==> flow/design.v <==
`timescale 1ns/1ps
module processor(a,b,instruction,clk,rst,y);
    input [31:0] a,b;
    input [31:0] instruction;
    input clk, rst;
    wire [31:0] rs1, rs2;
    output [31:0] y;
    wire [31:0] rd;
    wire [4:0] rs1_address, rs2_address, rd_address;
    wire [6:0] opcode, p;
    wire [2:0] func;
    wire [3:0] cs;
    instruction_decoder id(instruction,opcode,clk,p,func,rs1_address,rs2_address,rd_address);
    register_bank rg(a,b,rs1_address,rs2_address,rd_address,rd,rs1,rs2,rst,clk);
    controller cn(p,func,cs);
    alu ar(rs1,rs2,cs,rd,y);
endmodule
`timescale 1ns/1ps
module instruction_decoder(instruction,opcode,clk,p,func,rs1_address,rs2_address,rd_address);
    input [31:0] instruction;
    input clk;
    output reg [6:0] opcode, p;
    output reg [2:0] func;
    output reg [4:0] rs1_address, rs2_address, rd_address;
    always@(instruction) begin
        opcode = instruction[6:0];
        p = instruction[31:25];
        func = instruction[14:12];
        rs1_address = instruction[19:15];
        rs2_address = instruction[24:20];
        rd_address = instruction[11:7];
    end
endmodule
`timescale 1ns/1ps
module register_bank (a,b,rs1_address,rs2_address,rd_address,rd,rs1,rs2,rst,clk);
    input [31:0] a,b,rd;
    input [4:0] rs1_address,rs2_address,rd_address;
    input rst,clk;
    output reg [31:0] rs1,rs2;
    always@(posedge clk) begin
        if(rst==0) begin
            rs1 <= (rs1_address==rs2_address) ? b : a;
            rs2 <= b;
        end
    end
endmodule
`timescale 1ns/1ps
module controller(p,func,cs);
    input [2:0] func;
    input [6:0] p;
    output reg [3:0] cs;
    always@(func,p) begin
        cs = {p[5],func};
    end
endmodule
`timescale 1ns/1ps
module alu(rs1,rs2,cs,rd,y);
    input [3:0] cs;
    output reg [31:0] y;
    input [31:0] rs1, rs2;
    output reg [31:0] rd;
    wire signed [31:0] sA = rs1;
    wire signed [31:0] sB = rs2;
    parameter
      ADD = 4'b0000,
      SUB = 4'b1000,
      SLL = 4'b0001,
      SLT = 4'b0010,
      SLTU = 4'b0011,
      XOR = 4'b0100,
      SRL = 4'b0101,
      SRA = 4'b1101,
      OR = 4'b0110,
      AND = 4'b0111;
    always@(cs,rs1,rs2) begin
    case(cs)
        ADD: begin
            rd = rs1+rs2;
            y=rd;
        end
        SUB: begin
            rd = rs1-rs2;
            y=rd;
        end
        SLL:begin
            rd = rs1 << rs2[4:0];
            y=rd;
        end
        SLT: begin
            rd = {31'd0,(sA < sB)};
            y=rd;
        end
        SLTU: begin
            rd = {31'd0,(rs1 < rs2)};
            y=rd;
        end
        XOR: begin
            rd = rs1 ^ rs2;
            y=rd;
        end
        SRL: begin
            rd = rs1 >> rs2[4:0];
            y=rd;
        end
        SRA: begin
            rd = sA >>> rs2[4:0];
            y=rd;
        end
        OR: begin
            rd = rs1 | rs2;
            y=rd;
        end
        AND: begin
            rd = rs1 & rs2;
            y=rd;
        end
        default: begin
            rd = 0; y=rd;
        end
    endcase
    end
endmodule
From RTL to reports: processor
The steps from the RTL of processor to its reports follow in flow order.
Lines are those of the file above, counted from 1.
Operators carry their Yosys type and port widths (W data, S select, Z words).
Library cell names are shortened.
Not given: -
Inputs
  top: processor
  clock input: clk
  cell library: sky130hd
  corner: tt_025C_1v80

Word level
Source: Yosys, flattened and elaborated, memories not mapped. Widths are those after wreduce; folded enables and synchronous resets count as part of the registers. Registers that Yosys merges into a memory's read port (data or address) are not register bits. Print and check cells do not count.
Operators by class
  reduce/logical cells: 1
  shift-type cells: 3
  div/mod/pow operators: 0
  bitwise gates (word level): 3
  multiply operators: 0
  eq/ne operators: 10
  add/subtract/negate cells: 2
  muxes and demuxes: 2
  order comparisons: 2
Operator list (count)
  $pmux W32 S10: 1
  $lt A32 B32 Y1: 2
  $add A32 B32 Y32: 1
  $sub A32 B32 Y32: 1
  $and A32 B32 Y32: 1
  $or A32 B32 Y32: 1
  $xor A32 B32 Y32: 1
  $shl A32 B5 Y32: 1
  $shr A32 B5 Y32: 1
  $sshr A32 B5 Y32: 1
  $mux W32: 1
  $eq A4 B3 Y1 const B: 4
  $eq A4 B2 Y1 const B: 2
  $eq A4 B4 Y1 const B: 2
  $eq A5 B5 Y1: 1
  $eq A4 B1 Y1 const B: 1
  $logic_not A4 Y1: 1
Word-level totals
  bits in read-only memories: 0
  memory cells: 0
  elaborated cells: 25
  bits in latches: 0
  RAM bits: 0
  output and inout bits: 32
  flip-flop bits (word level): 64
  clocked read ports x word width: 0

Depth
Depth = most cells in a row (Yosys ltp): at word level without a register or memory, in the mapped netlist without a sequential cell, where the memories' decode and read muxes count.
Logic depth
  depth in word-level cells: 2
  ABC_AREA: 0
  depth in mapped cells: 14

Netlist
Yosys stat after the flow's synthesis: flattened, memories mapped to cells. It holds for the ABC_AREA given above (unset counts as 0); a run with the other value may have another netlist.
Synthesis totals
  flip-flops: 64
  buffer cells: 98
  synthesis area: 11000.6 um^2
  cells in the netlist: 1392
Cell types (count)
  edfxtp_1: 64
  ha_1: 98
  mux4_2: 39
  a21oi_1: 145
  nor2_1: 189
  mux2_2: 45
  o21ai_0: 86
  mux2i_1: 37
  inv_1: 91
  nand2_1: 85
  a211oi_1: 34
  clkbuf_1: 57
  nor3_1: 41
  o221ai_1: 16
  o31ai_1: 18
  o211ai_1: 16
  a211o_1: 13
  buf_2: 22
Not listed: further types 70, cells in them 296.
The figures by module come from a second, unflattened synthesis with its own total; it is not the netlist above.
Second synthesis, totals
  cells (unflattened synthesis): 1453
  area (unflattened synthesis): 11629.9 um^2
Each row is one instance without its submodules.
Modules
  alu: times used 1, cells 1310, seq. area 0.0 um^2, area 8974.9 um^2
  register_bank: times used 1, cells 107, seq. area 1921.8 um^2, area 2384.8 um^2
  instruction_decoder: times used 1, cells 32, seq. area 0.0 um^2, area 240.2 um^2
  controller: times used 1, cells 4, seq. area 0.0 um^2, area 30.0 um^2
  processor: times used 1, cells 0, seq. area 0.0 um^2, area 0.0 um^2

Path before layout
Source: OpenSTA report_checks on the synthesized netlist (no wires, ideal clock, input and output delay 20% of the period each), path of least setup slack; recovery checks are left aside. Register names are those of the netlist, which keeps one name where synthesis merged equal registers.
Timing path after synthesis
  kind: register to output
  from: register rg.rs2[2]
  to: output port y[28]
  slack: 1.833 ns
  path delay: 3.767 ns
  clock period: 7.0 ns
  arrival time: 3.767 ns
  buffers on the path: 3
  stages: 15
  synthesis period reached: 5.167 ns
"path delay" = arrival - input delay + setup time.
At an output port there is no setup time.
"stages" counts driving pins, that of a launching flip-flop among them; a cell with two outputs on the path counts twice.
"synthesis period reached" is the clock period less the worst setup slack; recovery checks do not enter. This is arithmetic on one report: input and output delays are still those of the set period (20% each).
The rows between start and end are the longest chain of elaborated cells between them; the timing report does not say that the signal goes this way. Where chains are equally long, one stands for them.
Each line given opens the expression or statement behind the cell; cells for indexed reads and writes are added by Yosys, which also makes memories of some case tables.
Between the ends, after synthesis
  cell sequence: edfxtp_1 clkinv_1 buf_1 clkbuf_1 buf_2 ha_1 nor2b_1 o2111a_1 o31ai_1 o31a_1 o31ai_2 nor3_1 o31a_1 a211o_1 a211o_1
  length of the longest elaborated chain: 2
  elaborated cells on any way between the ends: 6
  those cells by class: add/sub: 2; shift: 3; mux: 1
RTL lines, path after synthesis
  from (decl): RTL line 39  | output reg [31:0] rs1,rs2;
  from (assign): RTL line 43  | rs2 <= b;
  $sub A32 B32 Y32: RTL line 82  | rd = rs1-rs2;
  $pmux W32 S10: RTL line 76  | case(cs)
  to (decl): RTL line 7  | output [31:0] y;

Timing after layout
Path of least setup slack in the final report of flow run 1 (OpenROAD, finished layout, wires in). Where an end is a register, its clock arrival counts in the times.
Timing path after layout
  kind: input to output
  from: input port instruction[14]
  to: output port y[30]
  input delay: 2.22 ns
  clock period: 11.1 ns
  slack: 2.46 ns
  arrival time: 6.42 ns
  stages: 11
  buffers on the path: 2
The rows between start and end are the longest chain of elaborated cells between them; the timing report does not say that the signal goes this way. Where chains are equally long, one stands for them.
Between the ends, after layout
  cell sequence: clkdlybuf4s50_1 nor2_1 and2_1 nand2_1 or3_1 a41o_1 nand3_1 a211o_1 nand2_1 o21ai_1 clkdlybuf4s50_1
  length of the longest elaborated chain: 2
  elaborated cells on any way between the ends: 11
  those cells by class: eq/ne: 9; mux: 1; reduce/logical: 1
RTL lines, path after layout
  from (decl): RTL line 4  | input [31:0] instruction;
  $eq A4 B3 Y1: RTL line 76  | case(cs)
  $pmux W32 S10: RTL line 76
  to (decl): RTL line 7  | output [31:0] y;

Wiki page: processor / flow data

Top module processor; platform sky130hd; tools Yosys and OpenROAD; 4 stored runs in no particular order. Input and output delays are each 20% of the period that was set; the output load is 0.01 pF.
"achieved clock period (ns)": clock period set for the run, less the worst setup slack. It is reckoned from that one timing run; input and output delays stay at 20% of the period that was set.
"worst setup path time (ns)" is the time allowed to the run's worst setup path (the clock period less input and output delay, where it has them) less its slack. Clock arrival times count: a late capture clock shortens it, a late launch clock lengthens it.
"finish__power__total": no workload was simulated; the value follows from the tool's default switching activity.

settings of flow run 1
{
  "CELL_PAD_IN_SITES_DETAIL_PLACEMENT": 1,
  "CORE_ASPECT_RATIO": 0.67,
  "CORE_MARGIN": 7,
  "GPL_ROUTABILITY_DRIVEN": 1,
  "HOLD_SLACK_MARGIN": -0.01,
  "PLACE_DENSITY_LB_ADDON": 0.09,
  "SLEW_MARGIN": 10,
  "TNS_END_PERCENT": 60,
  "period_ns": 11.1,
  "CAP_MARGIN": 20,
  "CORE_UTILIZATION": 40
}
report of flow run 1
yosys chip area after synthesis (um^2): 11000.6
finish__design__die__area: 32433.7
finish__design__instance__area__stdcell: 12599.6
finish__design__instance__utilization: 0.4681
finish__timing__setup__ws: 2.462
finish__timing__setup__tns: 0.000
finish__timing__hold__ws: 2.448
finish__power__total: 1.441e-03
achieved clock period (ns): 8.638
worst setup path time (ns): 4.20
worst setup path kind: input to output

settings of flow run 2
{
  "CORE_UTILIZATION": 33,
  "period_ns": 6.27,
  "CAP_MARGIN": 20,
  "CORE_MARGIN": 2,
  "SLEW_MARGIN": 20
}
report of flow run 2
yosys chip area after synthesis (um^2): 11000.6
finish__design__die__area: 34812.1
finish__design__instance__area__stdcell: 12952.4
finish__design__instance__utilization: 0.3961
finish__timing__setup__ws: 0.238
finish__timing__setup__tns: 0.000
finish__timing__hold__ws: 1.495
finish__power__total: 2.490e-03
achieved clock period (ns): 6.032
worst setup path time (ns): 3.52
worst setup path kind: input to output

settings of flow run 3
{
  "CAP_MARGIN": 20,
  "CORE_MARGIN": 10,
  "CORE_UTILIZATION": 43,
  "CTS_CLUSTER_DIAMETER": 309,
  "CTS_CLUSTER_SIZE": 64,
  "GPL_TIMING_DRIVEN": 1,
  "SETUP_SLACK_MARGIN": -0.04,
  "SLEW_MARGIN": 40,
  "period_ns": 10.1
}
report of flow run 3
yosys chip area after synthesis (um^2): 11000.6
finish__design__die__area: 32380.2
finish__design__instance__area__stdcell: 12529.5
finish__design__instance__utilization: 0.4976
finish__timing__setup__ws: 1.890
finish__timing__setup__tns: 0.000
finish__timing__hold__ws: 2.260
finish__power__total: 1.487e-03
achieved clock period (ns): 8.210
worst setup path time (ns): 4.17
worst setup path kind: input to output

settings of flow run 4
{
  "CELL_PAD_IN_SITES_DETAIL_PLACEMENT": 1,
  "PLACE_DENSITY_LB_ADDON": 0.09,
  "SLEW_MARGIN": 35,
  "TNS_END_PERCENT": 60,
  "period_ns": 7.0,
  "CAP_MARGIN": 20,
  "CORE_MARGIN": 2,
  "CORE_UTILIZATION": 40
}
report of flow run 4
yosys chip area after synthesis (um^2): 11000.6
finish__design__die__area: 28843.9
finish__design__instance__area__stdcell: 12771.0
finish__design__instance__utilization: 0.4739
finish__timing__setup__ws: 0.444
finish__timing__setup__tns: 0.000
finish__timing__hold__ws: 1.634
finish__power__total: 2.228e-03
achieved clock period (ns): 6.556
worst setup path time (ns): 3.76
worst setup path kind: input to output
